==> flow/design.v <==
module memory_controller( CLK_48MHZ,RESET,SRAM_STATUS,READ_CMD, GEIG_DATA, MAG_DATA
,READ_ADDRESS,READ_CHIP_SELECT,WRITE_ADDRESS,WRITE_CHIP_SELECT
,NEXT_READ,NEXT_WRITE,DATA_OUT,ADDRESS_OUT,CHIP_SELECT,CMD_OUT);
input CLK_48MHZ,RESET,SRAM_STATUS, READ_CMD;
input [79:0] GEIG_DATA;
input [79:0] MAG_DATA;
output [17:0] READ_ADDRESS;
output READ_CHIP_SELECT;
output [17:0] WRITE_ADDRESS;
output WRITE_CHIP_SELECT;
output NEXT_READ, NEXT_WRITE;
output [15:0] DATA_OUT;
output [17:0] ADDRESS_OUT;
output CHIP_SELECT;
output [1:0] CMD_OUT;
reg [79:0] geig_prev;
reg [79:0] geig_buffer;
parameter new_geig_cmd =2'b01;
parameter num_geig_cycles = 5;
reg [79:0] mag_prev;
reg [79:0] mag_buffer;
parameter new_mag_cmd =2'b10;
parameter num_mag_cycles = 5;
reg [79:0] data_buffer;
reg read_prev;
parameter new_read_cmd = 2'b11;
reg [7:0] schedule;
reg [2:0] num_cycles;
reg [2:0] write_count;
reg busy_hold;
reg next_write;
reg next_read;
reg [17:0] address_out;
reg chip_select;
reg [15:0] data_out;
reg [1:0] cmd_out;
assign NEXT_WRITE = next_write;
assign NEXT_READ = next_read;
assign CMD_OUT = cmd_out;
assign ADDRESS_OUT=address_out;
assign CHIP_SELECT=chip_select;
assign DATA_OUT = data_out;
reg [17:0] r_address;
reg r_chip_select;
reg [17:0] w_address;
reg w_chip_select;
assign READ_ADDRESS = r_address;
assign READ_CHIP_SELECT = r_chip_select;
assign WRITE_ADDRESS = w_address;
assign WRITE_CHIP_SELECT = w_chip_select;
always @(posedge CLK_48MHZ or negedge RESET)
begin
if (RESET==1'b0) begin
    schedule = 8'b00000000;
    busy_hold = 1'b0;
    write_count=4'b0000;
    next_write<=0;
    next_read<=0;
    cmd_out<=2'b00;
    num_cycles=0;
    address_out<=17'b0;
    chip_select<=1'b0;
    data_out<=0;
    mag_prev=80'b0;
    geig_prev=80'b0;
    geig_buffer=80'b0;
    mag_buffer=80'b0;
    data_buffer=80'b0;
    read_prev=1'b0;
    r_address<=18'b0;
    r_chip_select<=1'b0;
    w_address<=18'b0;
    w_chip_select<=1'b0;
end else begin
if (schedule[1:0] ==2'b00) begin
    schedule=schedule>>2;
end
if (geig_prev!=GEIG_DATA) begin
    geig_buffer = GEIG_DATA;
    geig_prev = GEIG_DATA;
    if (schedule[1:0] == 2'b00) begin
        schedule[1:0] = new_geig_cmd;
    end else if (schedule[3:2] ==2'b00) begin
        schedule[3:2] = new_geig_cmd;
    end else if (schedule[5:4] == 2'b00) begin
        schedule[5:4] = new_geig_cmd;
    end else begin
        schedule[7:6] = new_geig_cmd;
    end
end else begin
    geig_prev= GEIG_DATA;
end
if (mag_prev!=MAG_DATA) begin
    mag_buffer = MAG_DATA;
    mag_prev = MAG_DATA;
    if (schedule[1:0] == 2'b00) begin
        schedule[1:0] = new_mag_cmd;
    end else if (schedule[3:2] ==2'b00) begin
        schedule[3:2] = new_mag_cmd;
    end else if (schedule[5:4] == 2'b00) begin
        schedule[5:4] = new_mag_cmd;
    end else begin
        schedule[7:6] = new_mag_cmd;
    end
end else begin
    mag_prev=MAG_DATA;
end
if ((READ_CMD ==1'b1) && (read_prev ==1'b0) && (RESET==1'b1))begin
    read_prev=READ_CMD;
    if (schedule[1:0] == 2'b00) begin
        schedule[1:0] = new_read_cmd;
    end else if (schedule[3:2] ==2'b00) begin
        schedule[3:2] = new_read_cmd;
    end else if (schedule[5:4] == 2'b00) begin
        schedule[5:4] = new_read_cmd;
    end else begin
        schedule[7:6] = new_read_cmd;
    end
end else begin
    read_prev = READ_CMD;
end
if (((schedule[1:0] == new_geig_cmd) || (schedule[1:0] == new_mag_cmd)) && (RESET==1'b1)) begin
    if ((schedule[1:0] == new_geig_cmd) && (write_count==0)) begin
        num_cycles=num_geig_cycles;
        data_buffer[79:0] = geig_buffer;
    end else if ((schedule[1:0] == new_mag_cmd) && (write_count==0)) begin
        num_cycles = num_mag_cycles;
        data_buffer[79:0]=mag_buffer;
    end
    if (write_count<num_cycles) begin
        if ((busy_hold==1) && (SRAM_STATUS==1)) begin
            cmd_out<=2'b00;
        end
        if ((busy_hold==1'b1)&&(SRAM_STATUS==1'b0)) begin
            next_write<=1'b1;
            if (next_write==1'b0) begin
                if (w_address == 18'b111111111111111111) begin
                    w_address <= 18'b000000000000000000;
                    w_chip_select <= !w_chip_select;
                end else begin
                    w_address <= w_address+1;
                end
            end
            data_buffer = data_buffer >>16;
            busy_hold=1'b0;
            write_count=write_count+1;
        end else if ((SRAM_STATUS==1'b0) && (busy_hold==0)) begin
            next_write<=1'b0;
            cmd_out<=2'b10;
            address_out<=WRITE_ADDRESS;
            chip_select<=WRITE_CHIP_SELECT;
            data_out<=data_buffer[15:0];
            busy_hold=1'b1;
        end
    end else if (write_count==num_cycles) begin
        write_count=0;
        schedule=schedule>>2;
    end
end else if ((schedule[1:0]==new_read_cmd) && (RESET==1'b1)) begin
    if (READ_ADDRESS == WRITE_ADDRESS) begin 
        schedule=schedule>>2;
    end else begin
        if ((SRAM_STATUS==1'b1) && (busy_hold==1)) begin
            cmd_out<=2'b00;
        end    
        if ((SRAM_STATUS==1'b0) && (busy_hold==1)) begin
            next_read<=1'b1;
            if (next_read==1'b0) begin
                if (r_address == 18'b111111111111111111) begin
                    r_address <= 18'b000000000000000000;
                    r_chip_select <= !r_chip_select;
                end else begin
                    r_address <= r_address+1;
                end
            end
            busy_hold=0;
            schedule=schedule>>2;
        end else if ((SRAM_STATUS==1'b0) && (busy_hold==0)) begin
            next_read<=1'b0;
            cmd_out<=2'b01;
            address_out<=READ_ADDRESS;
            chip_select<=READ_CHIP_SELECT;
            busy_hold=1'b1;
        end
    end
end
end  
end
endmodule
module sram_interface(CLK_48MHZ,RESET,ADDRESS_IN,DATA_IN,CMD_IN, CHIP_SELECT,
SRAM_D_IN, SRAM_D_OUT, SRAM_D_OE,
SRAM_A0,SRAM_A1,SRAM_A2,SRAM_A3,SRAM_A4,SRAM_A5,SRAM_A6,SRAM_A7,SRAM_A8,SRAM_A9,SRAM_A10,SRAM_A11,
SRAM_A12,SRAM_A13, SRAM_A14, SRAM_A15, SRAM_A16, SRAM_A17,
SRAM_SRBS0,SRAM_SRBS1,SRAM_SRBS2,SRAM_SRBS3,SRAM_CE,SRAM_WE,SRAM_OE,
STATUS,DATA_READ);
input CLK_48MHZ, RESET;
input [17:0] ADDRESS_IN;
input CHIP_SELECT;
input [15:0] DATA_IN;
input [1:0] CMD_IN;
output SRAM_A0,SRAM_A1,SRAM_A2,SRAM_A3,SRAM_A4,SRAM_A5,SRAM_A6,SRAM_A7,SRAM_A8,SRAM_A9,SRAM_A10,SRAM_A11,
SRAM_A12, SRAM_A13, SRAM_A14, SRAM_A15, SRAM_A16, SRAM_A17;
output SRAM_SRBS0,SRAM_SRBS1,SRAM_SRBS2,SRAM_SRBS3,SRAM_CE,SRAM_WE,SRAM_OE;
output STATUS;
output [15:0] DATA_READ;
input [31:0] SRAM_D_IN;
output [15:0] SRAM_D_OUT;
output SRAM_D_OE;
wire SRAM_D0,SRAM_D1,SRAM_D2,SRAM_D3,SRAM_D4,SRAM_D5,SRAM_D6,SRAM_D7,SRAM_D8,SRAM_D9,SRAM_D10,SRAM_D11,
SRAM_D12,SRAM_D13,SRAM_D14,SRAM_D15,SRAM_D16,SRAM_D17,SRAM_D18,SRAM_D19,SRAM_D20,SRAM_D21,SRAM_D22,SRAM_D23,
SRAM_D24,SRAM_D25,SRAM_D26,SRAM_D27,SRAM_D28,SRAM_D29,SRAM_D30,SRAM_D31;
assign {SRAM_D31,SRAM_D30,SRAM_D29,SRAM_D28,SRAM_D27,SRAM_D26,SRAM_D25,SRAM_D24,
        SRAM_D23,SRAM_D22,SRAM_D21,SRAM_D20,SRAM_D19,SRAM_D18,SRAM_D17,SRAM_D16,
        SRAM_D15,SRAM_D14,SRAM_D13,SRAM_D12,SRAM_D11,SRAM_D10,SRAM_D9,SRAM_D8,
        SRAM_D7,SRAM_D6,SRAM_D5,SRAM_D4,SRAM_D3,SRAM_D2,SRAM_D1,SRAM_D0} = SRAM_D_IN;
reg [15:0] dout;     
reg [15:0] dread;    
reg [17:0] address;  
reg ce,we,oe,srbs0,srbs1,srbs2,srbs3;    
reg weVAL;                   
reg busy;                    
reg write_cycle;             
reg [3:0] write_counter;     
reg read_cycle;              
reg [3:0] read_counter;      
assign SRAM_A0 = address[0];
assign SRAM_A1 = address[1];
assign SRAM_A2 = address[2];
assign SRAM_A3 = address[3];
assign SRAM_A4 = address[4];
assign SRAM_A5 = address[5];
assign SRAM_A6 = address[6];
assign SRAM_A7 = address[7];
assign SRAM_A8 = address[8];
assign SRAM_A9 = address[9];
assign SRAM_A10 = address[10];
assign SRAM_A11 = address[11];
assign SRAM_A12 = address[12];
assign SRAM_A13 = address[13];
assign SRAM_A14 = address[14];
assign SRAM_A15 = address[15];
assign SRAM_A16 = address[16];
assign SRAM_A17 = address[17];
assign SRAM_D_OUT = dout;
assign SRAM_D_OE = weVAL;
assign DATA_READ[0] = dread[0];
assign DATA_READ[1] = dread[1];
assign DATA_READ[2] = dread[2];
assign DATA_READ[3] = dread[3];
assign DATA_READ[4] = dread[4];
assign DATA_READ[5] = dread[5];
assign DATA_READ[6] = dread[6];
assign DATA_READ[7] = dread[7];
assign DATA_READ[8] = dread[8];
assign DATA_READ[9] = dread[9];
assign DATA_READ[10] = dread[10];
assign DATA_READ[11] = dread[11];
assign DATA_READ[12] = dread[12];
assign DATA_READ[13] = dread[13];
assign DATA_READ[14] = dread[14];
assign DATA_READ[15] = dread[15];
assign SRAM_CE = ce;
assign SRAM_WE = we;
assign SRAM_OE = oe;
assign SRAM_SRBS0 = srbs0;
assign SRAM_SRBS1 = srbs1;
assign SRAM_SRBS2 = srbs2;
assign SRAM_SRBS3 = srbs3;
assign STATUS=busy;
always @(negedge CLK_48MHZ or negedge RESET)
begin
if (RESET==1'b0) begin
    dout = 16'b0;
    dread <= 16'b0;
    address = 18'b0;
    ce = 1'b0;
    we = 1'b1;
    oe = 1'b1;
    srbs0 = 1'b1;
    srbs1 = 1'b1;
    srbs2 = 1'b1;
    srbs3 = 1'b1;
    weVAL = 1'b0;
    write_cycle =1'b0;
    write_counter = 4'b0;
    read_counter = 4'b0;
    read_cycle = 1'b0;
    busy = 1'b0;
end else begin
    if (busy==0) begin
        if (CMD_IN==2) begin
            write_cycle=1;
        end else if (CMD_IN==1) begin
            read_cycle=1;
        end
    end
    if (write_cycle==1'b1) begin
        if (write_counter==0) begin
            busy=1'b1;
            address = ADDRESS_IN;
            if (CHIP_SELECT==1'b0) begin
                srbs0=1'b0;
                srbs1=1'b0;
                srbs2=1'b1;
                srbs3=1'b1;
            end else begin
                srbs0=1'b1;
                srbs1=1'b1;
                srbs2=1'b0;
                srbs3=1'b0;
            end
            oe=1'b1;
            we=1'b0;
            ce=1'b0;
            weVAL=1'b1;
            dout=DATA_IN;
            write_counter=write_counter+1;
        end else if (write_counter==1) begin
            srbs0=1'b1;
            srbs1=1'b1;
            srbs2=1'b1;
            srbs3=1'b1;
            oe=1'b1;
            we=1'b1;
            ce=1'b0;
            weVAL=1'b0;
            write_counter=0;
            write_cycle=1'b0;
            busy=1'b0;
        end
    end  
    if (read_cycle==1'b1) begin
        if (read_counter==0) begin
            busy=1'b1;
            address = ADDRESS_IN;  
            ce=1'b0;
            oe=1'b0;
            we=1'b1;
            if (CHIP_SELECT==1'b0) begin
                srbs0=1'b0;
                srbs1=1'b0;
                srbs2=1'b1;
                srbs3=1'b1;
            end else begin
                srbs0=1'b1;
                srbs1=1'b1;
                srbs2=1'b0;
                srbs3=1'b0;
            end
            read_counter=read_counter+1;
        end else if (read_counter==1) begin
            if (CHIP_SELECT==1'b0) begin
                dread[0]<=SRAM_D0;
                dread[1]<=SRAM_D1;
                dread[2]<=SRAM_D2;
                dread[3]<=SRAM_D3;
                dread[4]<=SRAM_D4;
                dread[5]<=SRAM_D5;
                dread[6]<=SRAM_D6;
                dread[7]<=SRAM_D7;
                dread[8]<=SRAM_D8;
                dread[9]<=SRAM_D9;
                dread[10]<=SRAM_D10;
                dread[11]<=SRAM_D11;
                dread[12]<=SRAM_D12;
                dread[13]<=SRAM_D13;
                dread[14]<=SRAM_D14;
                dread[15]<=SRAM_D15;
            end else begin
                dread[0]<=SRAM_D16;
                dread[1]<=SRAM_D17;
                dread[2]<=SRAM_D18;
                dread[3]<=SRAM_D19;
                dread[4]<=SRAM_D20;
                dread[5]<=SRAM_D21;
                dread[6]<=SRAM_D22;
                dread[7]<=SRAM_D23;
                dread[8]<=SRAM_D24;
                dread[9]<=SRAM_D25;
                dread[10]<=SRAM_D26;
                dread[11]<=SRAM_D27;
                dread[12]<=SRAM_D28;
                dread[13]<=SRAM_D29;
                dread[14]<=SRAM_D30;
                dread[15]<=SRAM_D31;
            end
            read_counter=read_counter+1;
        end else if (read_counter == 2) begin
            oe=1'b1;
            we=1'b1;
            srbs0=1'b1;
            srbs1=1'b1;
            srbs2=1'b1;
            srbs3=1'b1;
            ce=1'b0;
            read_cycle=1'b0;
            read_counter=0;
            busy=1'b0;
        end
    end  
end  
end  
endmodule
module sram_logger(
    input         CLK_48MHZ,
    input         RESET,           
    input         READ_CMD,
    input  [79:0] GEIG_DATA,
    input  [79:0] MAG_DATA,
    input  [31:0] SRAM_D_IN,
    output [17:0] SRAM_A,
    output [3:0]  SRAM_SRBS,
    output        SRAM_CE,
    output        SRAM_WE,
    output        SRAM_OE,
    output [15:0] SRAM_D_OUT,
    output        SRAM_D_OE,
    output [15:0] DATA_READ,
    output [17:0] W_ADDRESS,
    output        W_CHIP_SELECT,
    output [17:0] R_ADDRESS,
    output        R_CHIP_SELECT
);
wire        sram_status;
wire        chip_select;
wire [15:0] data_out;
wire [17:0] address_out;
wire [1:0]  cmd_out;
memory_controller memory_controller_0(
    .CLK_48MHZ         ( CLK_48MHZ ),
    .RESET             ( RESET ),
    .SRAM_STATUS       ( sram_status ),
    .READ_CMD          ( READ_CMD ),
    .GEIG_DATA         ( GEIG_DATA ),
    .MAG_DATA          ( MAG_DATA ),
    .READ_ADDRESS      ( R_ADDRESS ),
    .READ_CHIP_SELECT  ( R_CHIP_SELECT ),
    .WRITE_ADDRESS     ( W_ADDRESS ),
    .WRITE_CHIP_SELECT ( W_CHIP_SELECT ),
    .NEXT_READ         ( ),
    .NEXT_WRITE        ( ),
    .DATA_OUT          ( data_out ),
    .ADDRESS_OUT       ( address_out ),
    .CHIP_SELECT       ( chip_select ),
    .CMD_OUT           ( cmd_out )
);
sram_interface sram_interface_0(
    .CLK_48MHZ   ( CLK_48MHZ ),
    .RESET       ( RESET ),
    .ADDRESS_IN  ( address_out ),
    .DATA_IN     ( data_out ),
    .CMD_IN      ( cmd_out ),
    .CHIP_SELECT ( chip_select ),
    .SRAM_D_IN   ( SRAM_D_IN ),
    .SRAM_D_OUT  ( SRAM_D_OUT ),
    .SRAM_D_OE   ( SRAM_D_OE ),
    .SRAM_A0 ( SRAM_A[0] ),   .SRAM_A1 ( SRAM_A[1] ),   .SRAM_A2 ( SRAM_A[2] ),
    .SRAM_A3 ( SRAM_A[3] ),   .SRAM_A4 ( SRAM_A[4] ),   .SRAM_A5 ( SRAM_A[5] ),
    .SRAM_A6 ( SRAM_A[6] ),   .SRAM_A7 ( SRAM_A[7] ),   .SRAM_A8 ( SRAM_A[8] ),
    .SRAM_A9 ( SRAM_A[9] ),   .SRAM_A10 ( SRAM_A[10] ), .SRAM_A11 ( SRAM_A[11] ),
    .SRAM_A12 ( SRAM_A[12] ), .SRAM_A13 ( SRAM_A[13] ), .SRAM_A14 ( SRAM_A[14] ),
    .SRAM_A15 ( SRAM_A[15] ), .SRAM_A16 ( SRAM_A[16] ), .SRAM_A17 ( SRAM_A[17] ),
    .SRAM_SRBS0 ( SRAM_SRBS[0] ), .SRAM_SRBS1 ( SRAM_SRBS[1] ),
    .SRAM_SRBS2 ( SRAM_SRBS[2] ), .SRAM_SRBS3 ( SRAM_SRBS[3] ),
    .SRAM_CE ( SRAM_CE ),
    .SRAM_WE ( SRAM_WE ),
    .SRAM_OE ( SRAM_OE ),
    .STATUS  ( sram_status ),
    .DATA_READ ( DATA_READ )
);
endmodule
Reports on sram_logger
What the tools print for sram_logger, step after step.
Line numbers count from 1 in the design file above.
Cell names lack the library's common part.
Not given: --

inputs
  top = sram_logger
  clock input = CLK_48MHZ
  standard-cell library = sky130hd
  corner = tt_025C_1v80

Word level
Counts by Yosys on the flattened word-level netlist (proc, flatten, opt, wreduce; memories kept). Register bits leave out memories and registers merged into their read ports (data or address). Print and check cells are left out. Cells with the same type and inputs are merged into one.

operators by class
  $add $sub $neg = 5
  order comparisons = 1
  equal/unequal tests = 17
  mux-type cells = 172
  bitwise logic cells = 9
  reductions and logical operators = 44

operator list
  cell                                                  number
  two-way mux 80 bit                                    6
  two-way mux 18 bit                                    14
  inequality test 80 bit                                2
  two-way mux 1 bit                                     104
  two-way mux 8 bit                                     10
  two-way mux 2 bit                                     21
  adder 18 x 1 -> 18 bit (second input constant)        2
  equality test 18 bit (second input constant)          2
  two-way mux 4 bit                                     8
  logical NOT 2 bit                                     10
  equality test 18 bit                                  1
  two-way mux 6 bit                                     3
  two-way mux 3 bit                                     6
  AND reduction 5 bit                                   3
  AND reduction 3 bit                                   4
  AND reduction 4 bit                                   3
  logical AND 1 bit                                     9
  NOT 1 bit                                             9
  nonzero test 2 bit                                    4
  adder 4 x 1 -> 4 bit (second input constant)          2
  equality test 4 x 1 -> 1 bit (second input constant)  2
  logical NOT 4 bit                                     2
  equality test 2 bit (second input constant)           3
  AND reduction 2 bit                                   3
  AND reduction 6 bit                                   1
  equality test 2 x 1 -> 1 bit (second input constant)  2
  inequality test 2 bit (second input constant)         2
  equality test 4 x 2 -> 1 bit (second input constant)  1

Other operator kinds: 8; their cells: 9.

word-level totals
  register bits = 562
  bits of input ports = 195
  output and inout bits = 96

Longest topological paths
Yosys ltp: most cells in a row. Word level: on the elaborated netlist, between registers, memories and ports. Mapped: between sequential cells and ports; inverters and the memories' decode and read muxes count.

depth
  word-level depth = 26
  ABC_AREA = 1
  gate-level depth with buffers = 36
  gate-level depth less buffers = 34

Netlist
Source: synth_stat.txt of the flow (Yosys; design flattened, memories mapped). It holds for the ABC_AREA given above (unset counts as 0); a run with the other value may have another netlist.

synthesis totals
  mapped cells = 3198
  synthesis area = 26593.0 sq um
  area of sequential cells = 14020.9 sq um
  flip-flop cells = 560
  buffer cells = 145

cell types
  cell      number  total area (sq um)
  dfrtp_1   491     1.23E+04
  nand2_1   1172    4.4E+03
  dfrtn_1   63      1.58E+03
  inv_1     307     1.15E+03
  o21ai_2   117     1.02E+03
  o21ai_0   188     940.902
  nor2_1    193     724.445
  xnor2_1   70      613.088
  nand3_1   113     565.542
  nand2_2   57      356.592
  ha_1      21      262.752
  o21ai_1   48      240.23
  clkbuf_1  56      210.202
  buf_4     27      202.694
  mux2_2    18      202.694
  xor2_1    19      166.41
  dfstp_2   6       157.651
  buf_12    7       140.134

Other cell types: 36; their cells: 225.

Lab notebook: sram_logger

Module sram_logger, platform sky130hd: 4 stored runs of the flow (Yosys, OpenROAD) with differing settings, in no particular order. Input and output delays are each 20% of the period that was set; the output load is 0.01 pF.
"achieved clock period": clock period set for the run, less the worst setup slack. It is reckoned from that one timing run; input and output delays stay at 20% of the period that was set.
"worst setup path time" means the part of the period allowed to the worst setup path (the constraints hold back 20% at inputs and 20% at outputs) less its slack; where the path has registers, the arrival times of their clocks count too.
"power" is the tool's figure for a default switching activity; nothing was simulated.

Job 1
==> flow/run.sh <==
#!/bin/bash
# the make line also repeats the synthesis and layout settings of config.mk as NAME=value (left out here)
make -C /OpenROAD-flow-scripts/flow DESIGN_CONFIG=/design/flow/config.mk WORK_HOME=/design/flow/orfs CLKGATE_MAP_FILE= finish
==> flow/config.mk <==
export PLATFORM = sky130hd
export DESIGN_NAME = sram_logger
export DESIGN_NICKNAME = sram_logger
export VERILOG_FILES = /design/flow/design.v
export SDC_FILE = /design/flow/constraint.sdc
export NUM_CORES = 4
export LEC_CHECK = 0
export ABC_AREA = 1
export CAP_MARGIN = 0
export CELL_PAD_IN_SITES_GLOBAL_PLACEMENT = 2
export CORE_MARGIN = 3
export CORE_UTILIZATION = 54
export CTS_CLUSTER_SIZE = 65
export GPL_TIMING_DRIVEN = 0
export HOLD_SLACK_MARGIN = 0.1
export MAX_ROUTING_LAYER = met4
export PLACE_DENSITY = 0.52
export SETUP_SLACK_MARGIN = 2.24
export SLEW_MARGIN = 5
export TNS_END_PERCENT = 55
==> flow/constraint.sdc <==
create_clock -name core_clock -period 7.65 [get_ports {CLK_48MHZ}]
set_input_delay 1.5300 -clock core_clock [delete_from_list [all_inputs] [get_ports {CLK_48MHZ}]]
set_output_delay 1.5300 -clock core_clock [all_outputs]
set_load 0.01 [all_outputs]

==> results of job 1 <==
did not finish, placement stopped with GPL-0301

Job 2
==> flow/run.sh <==
#!/bin/bash
# the make line also repeats the synthesis and layout settings of config.mk as NAME=value (left out here)
make -C /OpenROAD-flow-scripts/flow DESIGN_CONFIG=/design/flow/config.mk WORK_HOME=/design/flow/orfs CLKGATE_MAP_FILE= finish
==> flow/config.mk <==
export PLATFORM = sky130hd
export DESIGN_NAME = sram_logger
export DESIGN_NICKNAME = sram_logger
export VERILOG_FILES = /design/flow/design.v
export SDC_FILE = /design/flow/constraint.sdc
export NUM_CORES = 4
export LEC_CHECK = 0
export CAP_MARGIN = 20
export CORE_MARGIN = 2
export CORE_UTILIZATION = 40
export SLEW_MARGIN = 20
==> flow/constraint.sdc <==
create_clock -name core_clock -period 10.0 [get_ports {CLK_48MHZ}]
set_input_delay 2.0000 -clock core_clock [delete_from_list [all_inputs] [get_ports {CLK_48MHZ}]]
set_output_delay 2.0000 -clock core_clock [all_outputs]
set_load 0.01 [all_outputs]

==> results of job 2 <==
chip area after synthesis (Yosys): 25354.3 sq um
die area: 65415.7 sq um
standard-cell area of the final layout: 30708.2 sq um
utilization: 48.9%
worst setup slack after layout: 1.298 ns
total negative slack: 0.000 ns
worst hold slack: 0.328 ns
power: 0.00486 W

Job 3
==> flow/run.sh <==
#!/bin/bash
# the make line also repeats the synthesis and layout settings of config.mk as NAME=value (left out here)
make -C /OpenROAD-flow-scripts/flow DESIGN_CONFIG=/design/flow/config.mk WORK_HOME=/design/flow/orfs CLKGATE_MAP_FILE= finish
==> flow/config.mk <==
export PLATFORM = sky130hd
export DESIGN_NAME = sram_logger
export DESIGN_NICKNAME = sram_logger
export VERILOG_FILES = /design/flow/design.v
export SDC_FILE = /design/flow/constraint.sdc
export NUM_CORES = 4
export LEC_CHECK = 0
export CAP_MARGIN = 25
export CELL_PAD_IN_SITES_GLOBAL_PLACEMENT = 1
export CORE_ASPECT_RATIO = 0.92
export CORE_MARGIN = 2
export CORE_UTILIZATION = 63
export CTS_CLUSTER_SIZE = 65
export GPL_ROUTABILITY_DRIVEN = 1
export GPL_TIMING_DRIVEN = 0
export MAX_ROUTING_LAYER = met4
export MIN_ROUTING_LAYER = met1
export PLACE_DENSITY_LB_ADDON = 0.01
export SLEW_MARGIN = 20
export TNS_END_PERCENT = 55
==> flow/constraint.sdc <==
create_clock -name core_clock -period 9.81 [get_ports {CLK_48MHZ}]
set_input_delay 1.9620 -clock core_clock [delete_from_list [all_inputs] [get_ports {CLK_48MHZ}]]
set_output_delay 1.9620 -clock core_clock [all_outputs]
set_load 0.01 [all_outputs]

==> results of job 3 <==
chip area after synthesis (Yosys): 25354.3 sq um
die area: 41866.9 sq um
standard-cell area of the final layout: 31104.8 sq um
utilization: 78.2%
worst setup slack after layout: 0.511 ns
total negative slack: 0.000 ns
worst hold slack: 0.414 ns
power: 0.005044 W
achieved clock period: 9.299 ns
worst setup path time: 7.34 ns
worst setup path kind: in2reg

Job 4
==> flow/run.sh <==
#!/bin/bash
# the make line also repeats the synthesis and layout settings of config.mk as NAME=value (left out here)
make -C /OpenROAD-flow-scripts/flow DESIGN_CONFIG=/design/flow/config.mk WORK_HOME=/design/flow/orfs CLKGATE_MAP_FILE= finish
==> flow/config.mk <==
export PLATFORM = sky130hd
export DESIGN_NAME = sram_logger
export DESIGN_NICKNAME = sram_logger
export VERILOG_FILES = /design/flow/design.v
export SDC_FILE = /design/flow/constraint.sdc
export NUM_CORES = 4
export LEC_CHECK = 0
export ABC_AREA = 1
export CAP_MARGIN = 35
export CELL_PAD_IN_SITES_GLOBAL_PLACEMENT = 2
export CORE_MARGIN = 5
export CORE_UTILIZATION = 72
export CTS_CLUSTER_DIAMETER = 168
export CTS_CLUSTER_SIZE = 31
export GPL_ROUTABILITY_DRIVEN = 0
export HOLD_SLACK_MARGIN = -0.06
export MAX_ROUTING_LAYER = met4
export MIN_ROUTING_LAYER = met1
export PLACE_DENSITY_LB_ADDON = 0.04
export SLEW_MARGIN = 20
export TNS_END_PERCENT = 25
==> flow/constraint.sdc <==
create_clock -name core_clock -period 11.5 [get_ports {CLK_48MHZ}]
set_input_delay 2.3000 -clock core_clock [delete_from_list [all_inputs] [get_ports {CLK_48MHZ}]]
set_output_delay 2.3000 -clock core_clock [all_outputs]
set_load 0.01 [all_outputs]

==> results of job 4 <==
did not finish, placement stopped with FLW-0024
